==> flow/design.v <==
module  CONV(
	input		clk,
	input		reset,
	output	reg	busy,	
	input		ready,	
	output	reg [11:0]	iaddr,
	input	signed [19:0] idata,	
	output	 reg cwr,
	output	 reg [11:0]	caddr_wr,
	output	 reg [19:0]	cdata_wr,
	output	 reg	crd,
	output	 reg [11:0]	caddr_rd,
	input	 [19:0]	cdata_rd,
	output reg 	[2:0] 	csel
	);
	reg [11:0] image_addr;
	reg [11:0] L1_image_addr;
	reg [9:0] L1_write_addr;
	wire [11:0] L1_image_addr1;
	wire [11:0] L1_image_addr2;
	wire [11:0] L1_image_addr3;
	wire [11:0] image_addr1;
	wire [11:0] image_addr2;
	wire [11:0] image_addr3;
	wire [11:0] image_addr4;
	wire [11:0] image_addr5;
	wire [11:0] image_addr6;
	wire [11:0] image_addr7;
	wire [11:0] image_addr8;
	reg [2:0] state , next_state;
	reg [3:0] kernel_count;
	reg signed	[19:0] ker;
	reg signed [19:0] cdata_max;
	reg signed [39:0] gray_data;
	reg signed [39:0] L0_conv_data;
	wire signed [39:0] L0_round_data;
	wire signed [19:0] L0_relu_data;
	wire zero_padding;
	parameter  INIT = 3'b000 ;
	parameter  L0_READ = 3'b001 ;
	parameter  RELU = 3'b010 ;
	parameter  L0_WRITE = 3'b011 ;
	parameter  L1_INIT = 3'b100 ;
	parameter  L1_READ = 3'b101 ;
	parameter  L1_WRITE = 3'b110 ;
	parameter  FINISH = 3'b111 ;
always @(posedge clk or posedge reset) begin
	if (reset) begin
		state <= INIT;
	end
	else begin
		state <= next_state;
	end
end
always@(*)begin
    case (state)
        INIT:begin
			if(ready) next_state =  L0_READ;
            else next_state = INIT;
		end 
        L0_READ :begin
			if(kernel_count == 4'd10) next_state = RELU;
			else next_state = L0_READ;
		end 
		RELU :begin
			next_state = L0_WRITE;
		end 
		L0_WRITE: begin
			if(image_addr == 12'd4095) next_state = L1_INIT;
			else next_state = L0_READ;
		end
		L1_INIT: begin
			 next_state = L1_READ;
		end
		L1_READ: begin
			 if(kernel_count ==  4'd6) next_state = L1_WRITE;
			 else next_state = L1_READ;
		end
		L1_WRITE: begin
			 if(L1_write_addr == 10'd1023) next_state = FINISH;
			 else next_state = L1_READ;
		end
		FINISH: begin
			 next_state = FINISH;
		end
        default: begin
			next_state = FINISH;
		end
    endcase
end
always @(*) begin
    case (state)
        INIT: begin
                busy = 0;
				cwr =  0;
				csel = 3'b000;
				crd = 0;
        end 
        L0_READ: begin
                busy = 1;
				cwr =  0;
				csel = 3'b000;
				crd = 0; 
        end
		RELU: begin
				busy = 1;
				cwr =  0;
				csel = 3'b000;
				crd = 0;
		end
		L0_WRITE: begin
				busy = 1;
				cwr =  1;
				csel = 3'b001;
				crd = 0;
		end
		L1_INIT:begin
				busy = 1;
				cwr =  0;
				csel = 3'b000;
				crd = 0;
		end
		L1_READ:begin
				busy = 1;
				cwr =  0;
				csel = 3'b001;
				crd =  1;
		end
		L1_WRITE:begin
				busy = 1;
				cwr =  1;
				csel = 3'b011;
				crd =  0;
		end
        FINISH: begin
                busy = 0;
				cwr =  0;
				csel = 3'b000;
				crd = 0;
        end
        default: begin
                busy = 0;
				cwr =  0;
				csel = 3'b000;
				crd = 0;
		end
    endcase
end
always @(posedge clk) begin
	if(state == INIT) begin
		image_addr <= 12'b0;
	end
	else if(state == L0_WRITE ) begin
		image_addr <= image_addr + 1;
	end
end
assign image_addr1 = image_addr-12'b000001000001;
assign image_addr2 = image_addr1+12'b000000000001;
assign image_addr3 = image_addr2+12'b000000000001;
assign image_addr4 = image_addr-12'b000000000001;
assign image_addr5 = image_addr+12'b000000000001;
assign image_addr6 = image_addr+12'b000000111111;
assign image_addr7 = image_addr6+12'b000000000001;
assign image_addr8 = image_addr7+12'b000000000001;
always @(posedge clk ) begin
	case (kernel_count)
		4'd0: 	iaddr <= image_addr;
		4'd1: 	iaddr <= image_addr1;
		4'd2: 	iaddr <= image_addr2;
		4'd3:	iaddr <= image_addr3;
		4'd4:	iaddr <= image_addr4;
		4'd5:	iaddr <= image_addr5;
		4'd6:	iaddr <= image_addr6;
		4'd7:	iaddr <= image_addr7;
		4'd8:	iaddr <= image_addr8;
		default: begin
		end
	endcase
end
assign zero_padding = 	 ((image_addr[11:6] == 6'b000000) && (kernel_count==4'd2||kernel_count==4'd3||kernel_count==4'd4))
						||((image_addr[11:6] == 6'b111111) && (kernel_count==4'd7||kernel_count==4'd8||kernel_count==4'd9))
						||((image_addr[5:0] == 6'b000000) && (kernel_count==4'd2||kernel_count==4'd5||kernel_count==4'd7))
						||((image_addr[5:0]	== 6'b111111) && (kernel_count==4'd4||kernel_count==4'd6||kernel_count==4'd9));
always@(*) begin
	if(reset) begin
		ker = 20'HF8F71;
	end
	else begin
		case (kernel_count)
			4'd1:	ker = 20'HF8F71;
			4'd2:	ker = 20'H0A89E;
			4'd3:	ker = 20'H092D5;
			4'd4:	ker = 20'H06D43;
			4'd5:	ker = 20'H01004;
			4'd6:	ker = 20'HF6E54;
			4'd7:	ker = 20'HFA6D7;
			4'd8:	ker = 20'HFC834;
			4'd9:	ker = 20'HFAC19;
			default:ker = 20'H00000;
		endcase
	end
end
always @(posedge clk) begin
	if(state == INIT) begin
		gray_data <= 20'sb0;
	end
	else if(state == L0_READ ) begin
		case (kernel_count)
			4'd1: 	gray_data  <= (zero_padding)?20'sb0:idata*ker;
			4'd2: 	gray_data  <= (zero_padding)?20'sb0:idata*ker;
			4'd3:	gray_data  <= (zero_padding)?20'sb0:idata*ker;
			4'd4:	gray_data  <= (zero_padding)?20'sb0:idata*ker;
			4'd5:	gray_data  <= (zero_padding)?20'sb0:idata*ker;
			4'd6:	gray_data  <= (zero_padding)?20'sb0:idata*ker;
			4'd7:	gray_data  <= (zero_padding)?20'sb0:idata*ker;
			4'd8:	gray_data  <= (zero_padding)?20'sb0:idata*ker; 
			4'd9: 	gray_data  <= (zero_padding)?20'sb0:idata*ker;
			default: begin
				gray_data  <= 20'sb0;
			end
		endcase
	end
end
always @(posedge clk) begin
	if(state == INIT || state == RELU || state == L1_WRITE) begin
		kernel_count <= 4'b0;
	end
	else if(state == L0_READ ) begin
		kernel_count <= kernel_count + 1;
	end
	else if (state == L1_READ)begin
		kernel_count <= kernel_count + 1;
	end
end
always@(posedge clk or posedge reset) 
begin
	if(reset) begin
		L0_conv_data <= 0;
    end else if (state == L0_WRITE) begin 
        L0_conv_data <= 0;       
    end else begin 
        L0_conv_data <= L0_conv_data + gray_data;
    end
end
assign L0_round_data = (state == RELU && L0_conv_data[15] ) ? 
						(L0_conv_data+40'h0013110000):(L0_conv_data+40'h0013100000);
assign L0_relu_data =  (L0_round_data>0) ? L0_round_data[35:16] :20'b0; 
always @(posedge clk or posedge reset) begin
	if(reset)begin
		cdata_wr <= 0;
	end
	else begin
		case (state)
			INIT:		cdata_wr <= 0;
			L0_READ:	cdata_wr <= 0;
			RELU:		cdata_wr <= L0_relu_data;
			L0_WRITE:	cdata_wr <= cdata_wr;
			L1_INIT:	cdata_wr <= 0;
			L1_READ:	cdata_wr <= (kernel_count == 4'd6)?cdata_max:0;
			L1_WRITE:	cdata_wr <= 0;
			FINISH: 	cdata_wr <= 0;
			default: 	cdata_wr <= 0;
		endcase
	end
end
always @(posedge clk or posedge reset) begin
	if(reset)begin
		caddr_wr <= 0;
	end
	else begin
		case (state)
			INIT:		caddr_wr <= image_addr;
			L0_READ:	caddr_wr <= image_addr;
			RELU:		caddr_wr <= image_addr;
			L0_WRITE:	caddr_wr <= image_addr;
			L1_INIT:	caddr_wr <= L1_write_addr;
			L1_READ:	caddr_wr <= L1_write_addr;
			L1_WRITE:	caddr_wr <= L1_write_addr;
			FINISH: 	caddr_wr <= 0;
			default: 	begin
			end
		endcase
	end
end
always @(posedge clk or posedge reset) begin
	if (reset) begin
		L1_image_addr <=12'b0; 
	end
	else if(state == L1_WRITE) begin
		if(L1_image_addr[5:0] == 6'b111110)
			L1_image_addr <= L1_image_addr +12'b000001000010;
		else 
			L1_image_addr <= L1_image_addr +12'b000000000010;	
	end
end
assign L1_image_addr1 = L1_image_addr + 12'd1;
assign L1_image_addr2 = L1_image_addr + 12'd64;
assign L1_image_addr3 = L1_image_addr + 12'd65;
always @(posedge clk or posedge reset) begin
	if (reset) begin
		L1_write_addr <= 10'b0;
	end
	else if (state == L1_WRITE)begin
		L1_write_addr <= L1_write_addr +1;
	end
end
always@(posedge clk or posedge reset) begin
	if(reset) begin
		caddr_rd <= 12'b0;
	end
	else if (state == L1_READ)begin
		case (kernel_count)
			4'd1:	caddr_rd  <= L1_image_addr;
			4'd2:	caddr_rd  <= L1_image_addr1;
			4'd3:	caddr_rd  <= L1_image_addr2;
			4'd4:	caddr_rd  <= L1_image_addr3;
			default: caddr_rd <=  12'b0;
		endcase
	end
end
always@(posedge clk or posedge reset)begin
	if(reset) begin
		cdata_max <= 20'b0;
	end
	else if(state == L1_READ)begin
		case (kernel_count)
			4'd0:  	cdata_max  <= 20'b0;
			4'd1:  	cdata_max  <= 20'b0;
			4'd2:	cdata_max  <= (cdata_max >= cdata_rd)?cdata_max:cdata_rd;
			4'd3:	cdata_max  <= (cdata_max >= cdata_rd)?cdata_max:cdata_rd;
			4'd4:	cdata_max  <= (cdata_max >= cdata_rd)?cdata_max:cdata_rd;
			4'd5:	cdata_max  <= (cdata_max >= cdata_rd)?cdata_max:cdata_rd;
			default: begin
			end
		endcase
	end
end
endmodule
Reports on CONV

What the tools print for CONV, step after step.
Lines are those of the file above, counted from 1.
Operators: Yosys type, input widths -> output width; for muxes data width and select width s.
The mark n/a stands for no value.

Top: CONV
Clock input: clk
Standard-cell library: sky130hd
Corner: tt_025C_1v80

Word-level counts

Yosys after proc, flatten, opt, wreduce and memory -nomap, before mapping. Print and check cells are not counted.
Yosys's memory passes give these memory sizes; they may raise the number of words (mostly to a power of two), join words into wider ones and drop unused or constant bits.

Memories kept: 2
Register bits after elaboration: 197
Word width x clocked read ports: 20
Elaborated cells: 115
Bits of input ports: 43
Output and inout port bits: 62
Memory bits (read-only): 360

Memory list:

| name            | words | bits a word | rd ports | write ports | line | source |
| (no name shown) | 16    | 20          | 1        | 0           | 189  | `case (kernel_count)` |
| (no name shown) | 8     | 5           | 1        | 0           | 92   | `case (state)` |

Mux-type cells: 24
Reductions and logical operators: 32
$mul: 1
Equality and inequality tests: 23
Order comparisons: 2
Add/subtract/negate cells: 19

Operators by type and width:

| kind                   | count |
| $mul 20x20->40         | 1 |
| $mux 40                | 4 |
| $pmux 12 s9            | 1 |
| $add 12x1->12 const B  | 7 |
| $add 40x29->40 const B | 2 |
| $mux 20                | 4 |
| $pmux 20 s3            | 1 |
| $pmux 12 s4            | 1 |
| $gt 40x1->1 const B    | 1 |
| $add 40x40->40         | 1 |
| $pmux 20 s2            | 1 |
| $add 12x7->12 const B  | 3 |
| $pmux 12 s3            | 1 |
| $pmux 3 s8             | 1 |
| $ge 20x20->1           | 1 |
| $eq 6x6->1 const B     | 3 |
| $eq 4x3->1 const B     | 4 |
| $mux 4                 | 4 |
| $logic_or 1x1->1       | 13 |
| $sub 12x1->12 const B  | 1 |
| $eq 12x12->1 const B   | 1 |
| $add 12x2->12 const B  | 1 |
| $add 12x6->12 const B  | 1 |
| $sub 12x7->12 const B  | 1 |
| $eq 3x3->1 const B     | 4 |
| $eq 4x4->1 const B     | 3 |
| $logic_not 6->1        | 2 |
| $mux 12                | 1 |

Not listed: further kinds 23, cells in them 32.

Logic depth

Yosys ltp: most cells in a row. Word level: on the elaborated netlist, between registers, memories and ports. Mapped: between sequential cells and ports; inverters and the memories' decode and read muxes count.

Word-level depth: 9
ABC_AREA: 0
Mapped depth: 28
Gate-level depth less buffers: 26

After synthesis

Source: synth_stat.txt of the flow (Yosys; design flattened, memories mapped). It holds for the ABC_AREA given above (unset counts as 0); a run with the other value may have another netlist.
The area totals of this step are shown rounded.

Cells by type:

| cell type                 | count | total area (um2) |
| sky130_fd_sc_hd__fa_1     | 413   | 8267.93 |
| sky130_fd_sc_hd__dfrtp_1  | 128   | 3.2E+03 |
| sky130_fd_sc_hd__ha_1     | 193   | 2.41E+03 |
| sky130_fd_sc_hd__inv_1    | 560   | 2.1E+03 |
| sky130_fd_sc_hd__dfxtp_1  | 73    | 1.46E+03 |
| sky130_fd_sc_hd__nand2_1  | 313   | 1.17E+03 |
| sky130_fd_sc_hd__xnor2_1  | 100   | 875.84 |
| sky130_fd_sc_hd__nor2_1   | 233   | 874.589 |
| sky130_fd_sc_hd__o21ai_0  | 128   | 640.614 |
| sky130_fd_sc_hd__and2_1   | 100   | 625.6 |
| sky130_fd_sc_hd__a21oi_1  | 124   | 620.595 |
| sky130_fd_sc_hd__nor2b_1  | 94    | 588.064 |
| sky130_fd_sc_hd__xor2_1   | 61    | 534.262 |
| sky130_fd_sc_hd__clkbuf_1 | 125   | 469.2 |
| sky130_fd_sc_hd__edfxtp_1 | 12    | 360.346 |
| sky130_fd_sc_hd__a22oi_1  | 46    | 345.331 |
| sky130_fd_sc_hd__mux2i_1  | 31    | 310.298 |
| sky130_fd_sc_hd__a21o_1   | 39    | 292.781 |

Not listed: further types 76, cells in them 418.

Cell area after synthesis: 28000 um2
Cells in the netlist: 3191
Flip-flops: 213

Path before layout

Path of least setup slack by OpenSTA after synthesis, without wires, with an ideal clock, recovery checks aside; 20% of the period is set as input and as output delay. Where synthesis merged equal registers, the netlist keeps one of their names.

Path kind: input port to flip-flop
Start: input port reset
End: register gray_data[39]
Arrival time: 9072 ps
Path delay: 7189 ps
External input delay: 2000 ps
Clock period: 10000 ps
Setup time: 117 ps
Stages on the path: 27
Slack: 811 ps
Synthesis period reached: 9189 ps

"path delay" is the arrival time less input delay plus setup time.
"stages on the path" counts driving pins, that of a launching flip-flop among them; a cell with two outputs on the path counts twice.
"synthesis period reached" = period - worst setup slack (recovery checks aside). The figure is calculated, with input and output delays left at 20% of the set period.
Between the ends stands the longest chain of elaborated cells between them, by number of cells; it is not shown to be the way that was timed. Of several equally long chains one is given.
Each line given opens the expression or statement behind the cell; cells for indexed reads and writes are added by Yosys, which also makes memories of some case tables.
A register here has more assigning lines than the two given.

Cell sequence: sky130_fd_sc_hd__clkbuf_1 sky130_fd_sc_hd__clkbuf_1 sky130_fd_sc_hd__nor2_1 sky130_fd_sc_hd__clkbuf_1 sky130_fd_sc_hd__nor2b_1 sky130_fd_sc_hd__fa_1 sky130_fd_sc_hd__inv_1 sky130_fd_sc_hd__fa_1 sky130_fd_sc_hd__fa_1 sky130_fd_sc_hd__inv_1 sky130_fd_sc_hd__fa_1 sky130_fd_sc_hd__fa_1 sky130_fd_sc_hd__fa_1 sky130_fd_sc_hd__inv_1 sky130_fd_sc_hd__fa_1 sky130_fd_sc_hd__inv_1 sky130_fd_sc_hd__ha_1 sky130_fd_sc_hd__clkbuf_1 sky130_fd_sc_hd__nand3_1 sky130_fd_sc_hd__o211ai_1 sky130_fd_sc_hd__or3b_2 sky130_fd_sc_hd__a21oi_1 sky130_fd_sc_hd__o31ai_2 sky130_fd_sc_hd__a2111oi_2 sky130_fd_sc_hd__o31ai_1 sky130_fd_sc_hd__xnor2_1 sky130_fd_sc_hd__a22o_1
Cells in the longest elaborated chain: 4
Elaborated cells between the ends (all ways): 4
Those cells by class: mul (1); mux (3)

RTL lines, path after synthesis:

| item           | line | source |
| from (decl)    | 3    | `input reset,` |
| $mux 20        | 185  | `if(reset) begin` |
| $mul 20x20->40 | 217  | `4'd9: gray_data <= (zero_padding)?20'sb0:idata*ker;` |
| $mux 40        | 217  |  |
| $mux 40        | 208  | `case (kernel_count)` |
| to (assign)    | 209  | `4'd1: gray_data <= (zero_padding)?20'sb0:idata*ker;` |
| to (assign)    | 210  | `4'd2: gray_data <= (zero_padding)?20'sb0:idata*ker;` |
| to (decl)      | 34   | `reg signed [39:0] gray_data;` |

Timing after layout

Path of least setup slack in the final report of flow run B (OpenROAD, finished layout, wires in). Where an end is a register, its clock arrival counts in the times.
The path's times are printed in steps of 10 ps; the period is the one set.

Path kind: input port to flip-flop
Start: input port reset
End: register gray_data[39]
External input delay: 2000 ps
Setup time: 100 ps
Clock period: 10000 ps
Stages on the path: 24
Arrival time: 9650 ps
Slack: 780 ps

Between the ends stands the longest chain of elaborated cells between them, by number of cells; it is not shown to be the way that was timed. Of several equally long chains one is given.
A register here has more assigning lines than the two given.

Cell sequence: sky130_fd_sc_hd__clkdlybuf4s50_1 sky130_fd_sc_hd__buf_12 sky130_fd_sc_hd__nor2b_1 sky130_fd_sc_hd__nand2_1 sky130_fd_sc_hd__fa_1 sky130_fd_sc_hd__inv_1 sky130_fd_sc_hd__fa_1 sky130_fd_sc_hd__fa_1 sky130_fd_sc_hd__fa_1 sky130_fd_sc_hd__fa_1 sky130_fd_sc_hd__fa_1 sky130_fd_sc_hd__inv_1 sky130_fd_sc_hd__fa_1 sky130_fd_sc_hd__inv_1 sky130_fd_sc_hd__ha_1 sky130_fd_sc_hd__a21oi_1 sky130_fd_sc_hd__o21a_1 sky130_fd_sc_hd__or3b_2 sky130_fd_sc_hd__a21oi_1 sky130_fd_sc_hd__o31ai_2 sky130_fd_sc_hd__a2111oi_2 sky130_fd_sc_hd__o31ai_1 sky130_fd_sc_hd__xnor2_1 sky130_fd_sc_hd__a22o_1
Cells in the longest elaborated chain: 4
Elaborated cells between the ends (all ways): 4
Those cells by class: mul (1); mux (3)

RTL lines, path post-layout:

| item           | line | source |
| from (decl)    | 3    | `input reset,` |
| $mux 20        | 185  | `if(reset) begin` |
| $mul 20x20->40 | 217  | `4'd9: gray_data <= (zero_padding)?20'sb0:idata*ker;` |
| $mux 40        | 217  |  |
| $mux 40        | 208  | `case (kernel_count)` |
| to (assign)    | 209  | `4'd1: gray_data <= (zero_padding)?20'sb0:idata*ker;` |
| to (assign)    | 210  | `4'd2: gray_data <= (zero_padding)?20'sb0:idata*ker;` |
| to (decl)      | 34   | `reg signed [39:0] gray_data;` |

--- measured runs ---
Module CONV, platform sky130hd: 2 stored runs of the flow (Yosys, OpenROAD) with differing settings, in no particular order. Input and output delays are each 20% of the period that was set; the output load is 0.01 pF.
"achieved period" is the run's clock period less its worst setup slack. It is reckoned from that one timing run; input and output delays stay at 20% of the period that was set.
Measured values are rounded.

## Flow run A

==> flow/run.sh <==
#!/bin/bash
# the make line also repeats the synthesis and layout settings of config.mk as NAME=value (left out here)
make -C /OpenROAD-flow-scripts/flow DESIGN_CONFIG=/design/flow/config.mk WORK_HOME=/design/flow/orfs CLKGATE_MAP_FILE= finish
==> flow/config.mk <==
export PLATFORM = sky130hd
export DESIGN_NAME = CONV
export DESIGN_NICKNAME = CONV
export VERILOG_FILES = /design/flow/design.v
export SDC_FILE = /design/flow/constraint.sdc
export NUM_CORES = 4
export LEC_CHECK = 0
export ABC_AREA = 1
export CAP_MARGIN = 20
export CELL_PAD_IN_SITES_GLOBAL_PLACEMENT = 1
export CORE_ASPECT_RATIO = 0.54
export CORE_MARGIN = 8
export CORE_UTILIZATION = 72
export CTS_CLUSTER_SIZE = 66
export GPL_ROUTABILITY_DRIVEN = 0
export MAX_ROUTING_LAYER = met5
export PLACE_DENSITY_LB_ADDON = 0.0
export SETUP_SLACK_MARGIN = 1.66
export SLEW_MARGIN = 25
export TNS_END_PERCENT = 15
==> flow/constraint.sdc <==
create_clock -name core_clock -period 12.7 [get_ports {clk}]
set_input_delay 2.5400 -clock core_clock [delete_from_list [all_inputs] [get_ports {clk}]]
set_output_delay 2.5400 -clock core_clock [all_outputs]
set_load 0.01 [all_outputs]

Flow run A: incomplete, placement halted on FLW-0024

## Flow run B

==> flow/run.sh <==
#!/bin/bash
# the make line also repeats the synthesis and layout settings of config.mk as NAME=value (left out here)
make -C /OpenROAD-flow-scripts/flow DESIGN_CONFIG=/design/flow/config.mk WORK_HOME=/design/flow/orfs CLKGATE_MAP_FILE= finish
==> flow/config.mk <==
export PLATFORM = sky130hd
export DESIGN_NAME = CONV
export DESIGN_NICKNAME = CONV
export VERILOG_FILES = /design/flow/design.v
export SDC_FILE = /design/flow/constraint.sdc
export NUM_CORES = 4
export LEC_CHECK = 0
export CAP_MARGIN = 0
export CORE_MARGIN = 7
export CORE_UTILIZATION = 51
export HOLD_SLACK_MARGIN = 0.17
export SLEW_MARGIN = 10
==> flow/constraint.sdc <==
create_clock -name core_clock -period 10.0 [get_ports {clk}]
set_input_delay 2.0000 -clock core_clock [delete_from_list [all_inputs] [get_ports {clk}]]
set_output_delay 2.0000 -clock core_clock [all_outputs]
set_load 0.01 [all_outputs]

| result of flow run B | value |
|---|---|
| achieved period | 9221 ps |
| total die area | 62000 um2 |
| worst slack on setup checks | 780 ps |
| total negative slack | 0 ps |
| post-layout utilization | 57% |
| chip area in the Yosys report | 28000 um2 |
--- end ---
